==> flow/design.v <==
module half_adder(a, b, sum, carry);
	input a, b;
	output sum, carry;
	assign sum = a^b;
	assign carry = a&b;
endmodule
module add4b(a,b,sum);
	input [3:0] a,b;
	output [3:0] sum;
	wire [3:0] sum;
	assign sum = a + b;
endmodule
module add6b(a, b, sum);
	input [5:0] a,b;
	output [5:0] sum;
	wire [5:0] sum;
	assign sum = a + b;
endmodule
module add8b(a,b,sum);
	input [7:0] a,b;
	output [7:0] sum;
	wire [7:0] sum;
	assign sum = a + b;
endmodule
module add12b(a,b,sum);
	input [11:0] a,b;
	output [11:0] sum;
	wire [11:0] sum;
	assign sum = a + b;
endmodule
module add16b(a,b,sum);
	input [15:0] a,b;
	output [15:0] sum;
	wire [15:0] sum;
	assign sum = a + b;
endmodule
module add24b(a,b,sum);
	input [23:0] a,b;
	output [23:0] sum;
	wire [23:0] sum;
	assign sum = a + b;
endmodule
module add32b(a,b,sum);
	input [31:0] a,b;
	output [31:0] sum;
	wire [31:0] sum;
	assign sum = a + b;
endmodule
module add48b (
    input [47:0] a,
    input [47:0] b,
    output [47:0] sum
);
    assign sum = a + b;
endmodule
module vedic_multiplier_2x2(a, b, result_2x2);
	input[1:0] a, b;
	output[3:0] result_2x2;
	wire[3:0] temp;
	assign result_2x2[0] = a[0] & b[0];
	assign temp[0] = a[0] & b[1];
	assign temp[1] = a[1] & b[0];
	assign temp[2] = a[1] & b[1];
	half_adder h1(temp[0], temp[1], result_2x2[1], temp[3]);
	half_adder h2(temp[2], temp[3], result_2x2[2], result_2x2[3]);
endmodule
module vedic_multiplier_4x4(a, b, result_4x4);
	input[3:0] a, b;
	output[7:0] result_4x4;
	wire[3:0] q0, q1, q2, q3, w0, w1;
	wire[5:0] w2, w3, w4, w5, w6;
	vedic_multiplier_2x2 v2_0(a[1:0], b[1:0], q0[3:0]);
	vedic_multiplier_2x2 v2_1(a[1:0], b[3:2], q1[3:0]);
	vedic_multiplier_2x2 v2_2(a[3:2], b[1:0], q2[3:0]);
	vedic_multiplier_2x2 v2_3(a[3:2], b[3:2], q3[3:0]);
	assign w0[3:0] = {2'b0, q0[3:2]};
	add4b a4_0(w0[3:0], q1[3:0], w1[3:0]);
	assign w2 = {2'b0, q2[3:0]};
	assign w3 = {q3[3:0], 2'b0};
	add6b a6_0(w2, w3, w4);
	assign w5 = {2'b0, w1[3:0]};
	add6b a6_1(w4, w5, w6);
	assign result_4x4[7:2] = w6[5:0];
	assign result_4x4[1:0] = q0[1:0];
endmodule
module vedic_multiplier_8x8(a, b, result_8x8);
	input[7:0] a, b;
	output[15:0] result_8x8;
	wire[15:0] q0, q1, q2, q3;
	wire[7:0] w0, w1;
	wire[11:0] w2, w3, w4, w5, w6;
	vedic_multiplier_4x4 v4_0(a[3:0], b[3:0], q0[15:0]);
	vedic_multiplier_4x4 v4_1(a[3:0], b[7:4], q1[15:0]);
	vedic_multiplier_4x4 v4_2(a[7:4], b[3:0], q2[15:0]);
	vedic_multiplier_4x4 v4_3(a[7:4], b[7:4], q3[15:0]);
   assign w0[7:0] = {4'b0, q0[7:4]};
	add8b a8_0(w0, q1, w1);
	assign w2 = {4'b0, q2[7:0]};
	assign w3 = {q3[7:0], 4'b0};
	add12b a12_0(w2, w3, w4);
	assign w5 = {4'b0, w1[7:0]};
	add12b a12_1(w4, w5, w6);
	assign result_8x8[15:4] = w6[11:0];
	assign result_8x8[3:0] = q0[3:0];
endmodule
module vedic_multiplier_16x16(a, b, result_16x16);
	input[15:0] a, b;
	output[31:0] result_16x16;
	wire[15:0] q0, q1, q2, q3;
	wire[15:0] w0, w1;
	wire[23:0] w2, w3, w4, w5, w6;
	vedic_multiplier_8x8 v8_0(a[7:0], b[7:0], q0[15:0]);
	vedic_multiplier_8x8 v8_1(a[7:0], b[15:8], q1[15:0]);
	vedic_multiplier_8x8 v8_2(a[15:8], b[7:0], q2[15:0]);
	vedic_multiplier_8x8 v8_3(a[15:8], b[15:8], q3[15:0]);
   assign w0[15:0] = {8'b0, q0[15:8]};
	add16b a16_0(w0, q1, w1);
	assign w2 = {8'b0, q2[15:0]};
	assign w3 = {q3[15:0], 8'b0};
	add24b a24_0(w2, w3, w4);
	assign w5 = {8'b0, w1[15:0]};
	add24b a24_1(w4, w5, w6);
	assign result_16x16[31:8] = w6[23:0];
	assign result_16x16[7:0] = q0[7:0];
endmodule
module vedic_multiplier_32x32_pipelined(
    input clk,
    input [31:0] a, b,
    output reg [63:0] result_32x32
);
    wire [31:0] q0, q1, q2, q3;
    reg [31:0] q0_reg, q1_reg, q2_reg, q3_reg;
    reg [31:0] w1_reg;
    reg [47:0] w2, w3, w4_reg, w5_reg, w6_reg;
    reg [15:0] lo_d1, lo_d2, lo_d3;
    vedic_multiplier_16x16 v16_0(.a(a[15:0]), .b(b[15:0]), .result_16x16(q0));
    vedic_multiplier_16x16 v16_1(.a(a[15:0]), .b(b[31:16]), .result_16x16(q1));
    vedic_multiplier_16x16 v16_2(.a(a[31:16]), .b(b[15:0]), .result_16x16(q2));
    vedic_multiplier_16x16 v16_3(.a(a[31:16]), .b(b[31:16]), .result_16x16(q3));
    always @(posedge clk) begin
        q0_reg <= q0;
        q1_reg <= q1;
        q2_reg <= q2;
        q3_reg <= q3;
    end
    always @(posedge clk) begin
        w1_reg <= {16'b0, q0_reg[31:16]} + q1_reg;
    end
    always @(posedge clk) begin
        w2 <= {16'b0, q2_reg};
        w3 <= {q3_reg, 16'b0};
        w4_reg <= w2 + w3;
    end
    always @(posedge clk) begin
        w5_reg <= {16'b0, w1_reg};
        w6_reg <= w4_reg + w5_reg;
    end
    always @(posedge clk) begin
        lo_d1 <= q0_reg[15:0];
        lo_d2 <= lo_d1;
        lo_d3 <= lo_d2;
    end
	 always @(posedge clk) begin
	     result_32x32[63:16] <= w6_reg;
        result_32x32[15:0] <= lo_d3;
	 end 
endmodule
Memo
Re: synthesis data of vedic_multiplier_32x32_pipelined

# Reports on vedic_multiplier_32x32_pipelined

Tool output for the design above before and after an edit, in the order of the flow.
Lines under "before" count in the file above, lines under "after" in the edited file.
"difference": "after" minus "before" as printed here. "rel. change": 100 x difference / "before".
Library cell names are shortened.
The mark -- stands for no value.

Design top: vedic_multiplier_32x32_pipelined
Clock port: clk
Library: sky130hd
Library corner: tt_025C_1v80

# Edit of the RTL

The edit as a unified diff against the file above.
The edit is scripted: it alters the design's behaviour and was not made to optimise anything.

```diff
@@ -127,6 +127,8 @@
     input clk,
     input [31:0] a, b,
-    output reg [63:0] result_32x32
+    output reg [63:0] result_32x32_pad
 );
+    reg [63:0] result_32x32;
+    always @(posedge clk) result_32x32_pad <= result_32x32;
     wire [31:0] q0, q1, q2, q3;
     reg [31:0] q0_reg, q1_reg, q2_reg, q3_reg;
```

# Elaborated design

Yosys after proc, flatten, opt, wreduce and memory -nomap, before mapping. Enables and synchronous resets that opt folds into registers are not counted as muxes. Memory bits, and registers merged into a memory's read port (data or address), are not among the register bits. Print and check cells are not counted. Equal cells are merged and count once.

Operators by class:

| what                      | before | after | difference | rel. change (%) |
| $add $sub $neg            | 255    | 255   | 0          | 0.00 |
| multiply operators        | 0      | 0     | 0          | -- |
| divide/modulo/power cells | 0      | 0     | 0          | -- |
| order comparisons         | 0      | 0     | 0          | -- |
| equal/unequal tests       | 0      | 0     | 0          | -- |
| shift operators           | 0      | 0     | 0          | -- |
| multiplexer cells         | 0      | 0     | 0          | -- |
| bitwise logic cells       | 2,048  | 2,048 | 0          | 0.00 |
| reduce/logical cells      | 0      | 0     | 0          | -- |

Operator list:

| operator                                  | before | after | difference | rel. change (%) |
| 1-bit bitwise AND                         | 1,536  | 1,536 | 0          | 0.00 |
| 1-bit XOR                                 | 512    | 512   | 0          | 0.00 |
| 2-bit by 4-bit adder with 4-bit output    | 64     | 64    | 0          | 0.00 |
| 4-bit by 6-bit adder with 6-bit output    | 64     | 64    | 0          | 0.00 |
| 6-bit by 4-bit adder with 6-bit output    | 64     | 64    | 0          | 0.00 |
| 12-bit by 8-bit adder with 12-bit output  | 16     | 16    | 0          | 0.00 |
| 4-bit by 8-bit adder with 8-bit output    | 16     | 16    | 0          | 0.00 |
| 8-bit by 12-bit adder with 12-bit output  | 16     | 16    | 0          | 0.00 |
| 16-bit by 24-bit adder with 24-bit output | 4      | 4     | 0          | 0.00 |
| 24-bit by 16-bit adder with 24-bit output | 4      | 4     | 0          | 0.00 |
| 8-bit by 16-bit adder with 16-bit output  | 4      | 4     | 0          | 0.00 |
| 16-bit by 32-bit adder with 32-bit output | 1      | 1     | 0          | 0.00 |
| 32-bit by 48-bit adder with 48-bit output | 1      | 1     | 0          | 0.00 |
| 48-bit by 32-bit adder with 48-bit output | 1      | 1     | 0          | 0.00 |

Word-level totals:

| what                            | before | after | difference | rel. change (%) |
| register bits                   | 464    | 528   | +64        | +13.79 |
| latch bits                      | 0      | 0     | 0          | -- |
| bits in writable memories       | 0      | 0     | 0          | -- |
| memory bits (read-only)         | 0      | 0     | 0          | -- |
| word width x clocked read ports | 0      | 0     | 0          | -- |
| memory cells                    | 0      | 0     | 0          | -- |
| cells after elaboration         | 2,317  | 2,318 | +1         | +0.04 |

# Logic depth

Longest topological path by Yosys (ltp), each cell counted once; first at word level (registers and memories cut), then after technology mapping (sequential cells cut; the memories' decode and read muxes count).

Depth:

| what                         | before | after | difference | rel. change (%) |
| word-level depth             | 9      | 9     | 0          | 0.00 |
| ABC_AREA                     | 0      | 0     | --         | -- |
| mapped depth                 | 47     | 47    | 0          | 0.00 |
| depth with buffers taken out | 46     | 46    | 0          | 0.00 |

# Mapped cells and area

The flow's flattened synthesis, as Yosys stat reports it; memories are mapped. The netlist is that of the ABC_AREA named above (0 if unset); the other value can give another one.

Mapped netlist:

| what                           | before   | after    | difference | rel. change (%) |
| standard cells after synthesis | 6,801    | 6,949    | +148       | +2.18 |
| mapped area (um2)              | 62,214.7 | 63,908.8 | +1,694.1   | +2.72 |
| flip-flop cells                | 464      | 528      | +64        | +13.79 |

Cell types:

| type      | before | after | difference | rel. change (%) |
| dfxtp_1   | 464    | 528   | +64        | +13.79 |
| inv_1     | 787    | 822   | +35        | +4.45 |
| nor2_1    | 176    | 199   | +23        | +13.07 |
| xnor2_1   | 561    | 539   | -22        | -3.92 |
| xor2_1    | 196    | 212   | +16        | +8.16 |
| nand3_1   | 59     | 69    | +10        | +16.95 |
| o31ai_1   | 10     | 20    | +10        | +100.00 |
| a21oi_1   | 346    | 337   | -9         | -2.60 |
| nor3_1    | 50     | 59    | +9         | +18.00 |
| o211ai_1  | 25     | 16    | -9         | -36.00 |
| o21a_1    | 51     | 59    | +8         | +15.69 |
| o21bai_1  | 37     | 29    | -8         | -21.62 |
| nand4_1   | 14     | 22    | +8         | +57.14 |
| and3_1    | 31     | 24    | -7         | -22.58 |
| a21o_1    | 291    | 285   | -6         | -2.06 |
| o21ai_0   | 103    | 109   | +6         | +5.83 |
| o2111ai_1 | 13     | 8     | -5         | -38.46 |
| or2_2     | 13     | 8     | -5         | -38.46 |

The list need not be complete.
The figures by module come from a second, unflattened synthesis with its own total; it is not the netlist above.

Unflattened totals:

| what                                          | before   | after    | difference | rel. change (%) |
| cells (unflattened synthesis)                 | 9,971    | 10,035   | +64        | +0.64 |
| area total of the unflattened synthesis (um2) | 91,410.2 | 92,691.4 | +1,281.2   | +1.40 |

Each row is one instance without its submodules.

Modules, before:

| module                           | instances | cells | area (um2) |
| add6b                            | 128       | 19    | 186.4 |
| add12b                           | 32        | 59    | 503.0 |
| vedic_multiplier_32x32_pipelined | 1         | 1,019 | 13,270.2 |
| add24b                           | 8         | 167   | 1,241.2 |
| add4b                            | 64        | 9     | 100.1 |
| half_adder                       | 512       | 1     | 12.5 |
| vedic_multiplier_2x2             | 256       | 4     | 25.0 |
| add8b                            | 16        | 42    | 331.6 |
| add16b                           | 4         | 107   | 853.3 |
| vedic_multiplier_4x4             | 64        | 1     | 3.8 |
| vedic_multiplier_8x8             | 16        | 1     | 3.8 |
| vedic_multiplier_16x16           | 4         | 1     | 3.8 |

Modules, after:

| module                           | instances | cells | area (um2) |
| add6b                            | 128       | 19    | 186.4 |
| add12b                           | 32        | 59    | 503.0 |
| vedic_multiplier_32x32_pipelined | 1         | 1,083 | 14,551.5 |
| add24b                           | 8         | 167   | 1,241.2 |
| add4b                            | 64        | 9     | 100.1 |
| half_adder                       | 512       | 1     | 12.5 |
| vedic_multiplier_2x2             | 256       | 4     | 25.0 |
| add8b                            | 16        | 42    | 331.6 |
| add16b                           | 4         | 107   | 853.3 |
| vedic_multiplier_4x4             | 64        | 1     | 3.8 |
| vedic_multiplier_8x8             | 16        | 1     | 3.8 |
| vedic_multiplier_16x16           | 4         | 1     | 3.8 |

# Worst setup path after synthesis

Source: OpenSTA report_checks on the synthesized netlist (no wires, ideal clock, input and output delay 20% of the period each), path of least setup slack; recovery checks are left aside. Register names are those of the netlist, which keeps one name where synthesis merged equal registers.

Timing path post-synthesis:

| what                                | before              | after               | difference | rel. change (%) |
| path type                           | input-to-reg        | input-to-reg        | --         | -- |
| from                                | input port a[0]     | input port b[1]     | --         | -- |
| to                                  | register q1_reg[29] | register q0_reg[31] | --         | -- |
| clock period (ns)                   | 11.5                | 11.5                | 0.0        | 0.00 |
| external input delay (ns)           | 2.300               | 2.300               | 0.000      | 0.00 |
| setup time (ns)                     | 0.128               | 0.119               | -0.009     | -- |
| launch time at the first pin (ns)   | 2.300               | 2.300               | 0.000      | 0.00 |
| data arrival time (ns)              | 11.183              | 11.124              | -0.059     | -0.53 |
| required time (ns)                  | 11.372              | 11.381              | +0.009     | +0.08 |
| setup slack (ns)                    | 0.189               | 0.257               | +0.068     | -- |
| delay of the path (ns)              | 9.011               | 8.943               | -0.068     | -0.75 |
| stages on the path                  | 43                  | 44                  | +1         | +2.33 |
| path buffers                        | 1                   | 1                   | 0          | 0.00 |
| period reached after synthesis (ns) | 11.311              | 11.243              | -0.068     | -0.60 |

"delay of the path" = arrival - input delay + setup time.
"stages on the path" counts driving pins, that of a launching flip-flop among them; a cell with two outputs on the path counts twice.
"period reached after synthesis" is the clock period less the worst setup slack; recovery checks do not enter. This is arithmetic on one report: input and output delays are still those of the set period (20% each).
The rows between start and end are the longest chain of elaborated cells between them; the timing report does not say that the signal goes this way. Where chains are equally long, one stands for them.
Each line given opens the expression or statement behind the cell; cells for indexed reads and writes are added by Yosys, which also makes memories of some case tables.

On the way, post-synthesis, before:
Cells stage by stage: clkbuf_1 > and2_1 > ha_1 > ha_1 > ha_1 > fa_1 > xnor2_1 > fa_1 > fa_1 > inv_1 > ha_1 > fa_1 > a21oi_1 > nor2_1 > nor2_1 > xor2_1 > fa_1 > ha_1 > [7 not listed] > ha_1 > nand3_1 > o211ai_1 > o41ai_1 > nand2b_1 > a21boi_0 > nand3_1 > xor2_1 > fa_1 > inv_1 > ha_1 > or2_2 > a21oi_1 > a311oi_1 > o21a_1 > o21ai_0 > nor3b_1 > xor2_1
Cells in the longest elaborated chain: 9

RTL lines, path post-synthesis, before:

| what                                      | RTL line | text |
| from (decl)                               | 128      | `input [31:0] a, b,` |
| 1-bit bitwise AND                         | 61       | `assign temp[0] = a[0] & b[1];` |
| 1-bit bitwise AND                         | 5        | `assign carry = a&b;` |
| 1-bit XOR                                 | 4        | `assign sum = a^b;` |
| 2-bit by 4-bit adder with 4-bit output    | 11       | `assign sum = a + b;` |
| 6-bit by 4-bit adder with 6-bit output    | 17       | `assign sum = a + b;` |
| 4-bit by 8-bit adder with 8-bit output    | 23       | `assign sum = a + b;` |
| 12-bit by 8-bit adder with 12-bit output  | 29       | `assign sum = a + b;` |
| 8-bit by 16-bit adder with 16-bit output  | 35       | `assign sum = a + b;` |
| 24-bit by 16-bit adder with 24-bit output | 41       | `assign sum = a + b;` |
| to (assign)                               | 142      | `q1_reg <= q1;` |
| to (decl)                                 | 132      | `reg [31:0] q0_reg, q1_reg, q2_reg, q3_reg;` |

On the way, post-synthesis, after:
Cells stage by stage: clkbuf_1 > and2_1 > ha_1 > ha_1 > ha_1 > fa_1 > xnor2_1 > fa_1 > inv_1 > ha_1 > a21o_1 > a21oi_1 > xnor2_1 > ha_1 > nor2b_1 > o21ai_0 > nand2b_1 > xnor2_1 > [8 not listed] > o31ai_1 > xor2_1 > ha_1 > or2_2 > a21oi_1 > inv_1 > o41ai_1 > xor2_1 > fa_1 > inv_1 > ha_1 > a21o_1 > o311a_1 > o311ai_0 > a31oi_1 > a31oi_1 > nor2_1 > xnor2_1
Cells in the longest elaborated chain: 9

RTL lines, path post-synthesis, after:

| what                                      | RTL line | text |
| from (decl)                               | 128      | `input [31:0] a, b,` |
| 1-bit bitwise AND                         | 61       | `assign temp[0] = a[0] & b[1];` |
| 1-bit bitwise AND                         | 5        | `assign carry = a&b;` |
| 1-bit XOR                                 | 4        | `assign sum = a^b;` |
| 4-bit by 6-bit adder with 6-bit output    | 17       | `assign sum = a + b;` |
| 6-bit by 4-bit adder with 6-bit output    | 17       |  |
| 4-bit by 8-bit adder with 8-bit output    | 23       | `assign sum = a + b;` |
| 12-bit by 8-bit adder with 12-bit output  | 29       | `assign sum = a + b;` |
| 16-bit by 24-bit adder with 24-bit output | 41       | `assign sum = a + b;` |
| 24-bit by 16-bit adder with 24-bit output | 41       |  |
| to (assign)                               | 143      | `q0_reg <= q0;` |
| to (decl)                                 | 134      | `reg [31:0] q0_reg, q1_reg, q2_reg, q3_reg;` |

# Worst path after layout

From the final timing report of each run of set A: the path of least setup slack in the routed layout; clock arrival at registers is part of the times.

Timing path after layout:

| what                              | before              | after               | difference | rel. change (%) |
| path type                         | input-to-reg        | input-to-reg        | --         | -- |
| from                              | input port a[1]     | input port a[16]    | --         | -- |
| to                                | register q1_reg[29] | register q3_reg[28] | --         | -- |
| clock period (ns)                 | 11.5                | 11.5                | 0.0        | 0.00 |
| external input delay (ns)         | 2.30                | 2.30                | 0.00       | 0.00 |
| setup time (ns)                   | 0.07                | 0.12                | +0.05      | -- |
| launch time at the first pin (ns) | 2.30                | 2.30                | 0.00       | 0.00 |
| data arrival time (ns)            | 11.69               | 11.83               | +0.14      | +1.20 |
| required time (ns)                | 12.09               | 12.04               | -0.05      | -0.41 |
| setup slack (ns)                  | 0.40                | 0.20                | -0.20      | -- |
| stages on the path                | 46                  | 46                  | 0          | 0.00 |
| path buffers                      | 4                   | 6                   | +2         | +50.00 |

The rows between start and end are the longest chain of elaborated cells between them; the timing report does not say that the signal goes this way. Where chains are equally long, one stands for them.

On the way, after layout, before:
Cells stage by stage: clkdlybuf4s50_1 > buf_6 > and2_1 > ha_1 > ha_1 > ha_2 > fa_2 > xnor2_2 > fa_2 > inv_1 > ha_1 > a21o_1 > a21oi_2 > xnor2_1 > ha_1 > a21oi_2 > nor2_1 > nor2_2 > [10 not listed] > nand3_1 > o211ai_1 > o41ai_2 > nand2b_1 > a21boi_1 > buf_4 > xnor2_1 > fa_1 > inv_1 > ha_4 > o21a_1 > o21a_1 > o2111ai_2 > a311oi_2 > o21a_1 > o21ai_2 > nor3b_2 > xor2_1
Cells in the longest elaborated chain: 9

RTL lines, path after layout, before:

| what                                      | RTL line | text |
| from (decl)                               | 128      | `input [31:0] a, b,` |
| 1-bit bitwise AND                         | 62       | `assign temp[1] = a[1] & b[0];` |
| 1-bit bitwise AND                         | 5        | `assign carry = a&b;` |
| 1-bit XOR                                 | 4        | `assign sum = a^b;` |
| 2-bit by 4-bit adder with 4-bit output    | 11       | `assign sum = a + b;` |
| 6-bit by 4-bit adder with 6-bit output    | 17       | `assign sum = a + b;` |
| 4-bit by 8-bit adder with 8-bit output    | 23       | `assign sum = a + b;` |
| 12-bit by 8-bit adder with 12-bit output  | 29       | `assign sum = a + b;` |
| 8-bit by 16-bit adder with 16-bit output  | 35       | `assign sum = a + b;` |
| 24-bit by 16-bit adder with 24-bit output | 41       | `assign sum = a + b;` |
| to (assign)                               | 142      | `q1_reg <= q1;` |
| to (decl)                                 | 132      | `reg [31:0] q0_reg, q1_reg, q2_reg, q3_reg;` |

On the way, after layout, after:
Cells stage by stage: clkdlybuf4s50_1 > buf_4 > and2_1 > ha_1 > ha_1 > ha_1 > fa_1 > xnor2_1 > fa_2 > inv_1 > ha_1 > a21o_1 > a21oi_2 > xnor2_1 > ha_1 > nor2b_1 > o21ai_0 > nand2b_1 > [10 not listed] > ha_2 > buf_4 > nor3_1 > a2111oi_2 > buf_4 > nand2_1 > xnor2_2 > fa_1 > inv_1 > ha_1 > and3_4 > and2_4 > nand2_1 > o21ai_2 > a41oi_2 > a211o_1 > nand2b_1 > xnor2_1
Cells in the longest elaborated chain: 9

RTL lines, path after layout, after:

| what                                      | RTL line | text |
| from (decl)                               | 128      | `input [31:0] a, b,` |
| 1-bit bitwise AND                         | 61       | `assign temp[0] = a[0] & b[1];` |
| 1-bit bitwise AND                         | 5        | `assign carry = a&b;` |
| 1-bit XOR                                 | 4        | `assign sum = a^b;` |
| 2-bit by 4-bit adder with 4-bit output    | 11       | `assign sum = a + b;` |
| 6-bit by 4-bit adder with 6-bit output    | 17       | `assign sum = a + b;` |
| 4-bit by 8-bit adder with 8-bit output    | 23       | `assign sum = a + b;` |
| 12-bit by 8-bit adder with 12-bit output  | 29       | `assign sum = a + b;` |
| 8-bit by 16-bit adder with 16-bit output  | 35       | `assign sum = a + b;` |
| 24-bit by 16-bit adder with 24-bit output | 41       | `assign sum = a + b;` |
| to (assign)                               | 146      | `q3_reg <= q3;` |
| to (decl)                                 | 134      | `reg [31:0] q0_reg, q1_reg, q2_reg, q3_reg;` |

# Layout results

Both versions went through the flow (Yosys, OpenROAD) with the same settings in each pair. Constraints: input delay and output delay 20% of the set period each, output load 0.01 pF.

Settings, set A:
CORE_UTILIZATION: 40
period_ns: 11.5
CAP_MARGIN: 20
CORE_MARGIN: 2
SLEW_MARGIN: 20

Measured results, set A:

| what                                  | before    | after     | difference | rel. change (%) |
| synthesis area (um2)                  | 62,214.7  | 63,908.8  | +1,694.1   | +2.72 |
| area of the die (um2)                 | 158,707.0 | 162,986.0 | +4,279.0   | +2.70 |
| standard-cell area after layout (um2) | 71,074.4  | 73,142.6  | +2,068.2   | +2.91 |
| final utilization (%)                 | 46.1      | 46.1      | 0.0        | -- |
| worst setup slack after layout (ns)   | 0.400     | 0.203     | -0.197     | -- |
| total negative slack (ns)             | 0.000     | 0.000     | 0.000      | -- |
| post-route worst hold slack (ns)      | 0.306     | 0.321     | +0.015     | -- |
| clock period reached (ns)             | 11.100    | 11.297    | +0.197     | +1.77 |

Settings, set B:
CELL_PAD_IN_SITES_DETAIL_PLACEMENT: 1
CELL_PAD_IN_SITES_GLOBAL_PLACEMENT: 0
CORE_UTILIZATION: 15
CTS_CLUSTER_DIAMETER: 190
CTS_CLUSTER_SIZE: 45
MIN_ROUTING_LAYER: met1
PLACE_DENSITY_LB_ADDON: 0.27
SLEW_MARGIN: 20
TNS_END_PERCENT: 95
period_ns: 8.16
CAP_MARGIN: 20
CORE_MARGIN: 2

Measured results, set B:

| what                                  | before    | after     | difference | rel. change (%) |
| synthesis area (um2)                  | 62,214.7  | 63,908.8  | +1,694.1   | +2.72 |
| area of the die (um2)                 | 419,930.0 | 431,294.0 | +11,364.0  | +2.71 |
| standard-cell area after layout (um2) | 83,991.8  | 85,508.3  | +1,516.5   | +1.81 |
| final utilization (%)                 | 20.3      | 20.2      | -0.1       | -- |
| worst setup slack after layout (ns)   | -1.734    | -1.652    | +0.082     | -- |
| total negative slack (ns)             | -83.533   | -86.949   | -3.416     | -- |
| post-route worst hold slack (ns)      | 0.320     | 0.287     | -0.033     | -- |
| clock period reached (ns)             | 9.894     | 9.812     | -0.082     | -0.83 |

"clock period reached" means the clock period less the worst setup slack. The figure is calculated, with input and output delays left at 20% of the set period.
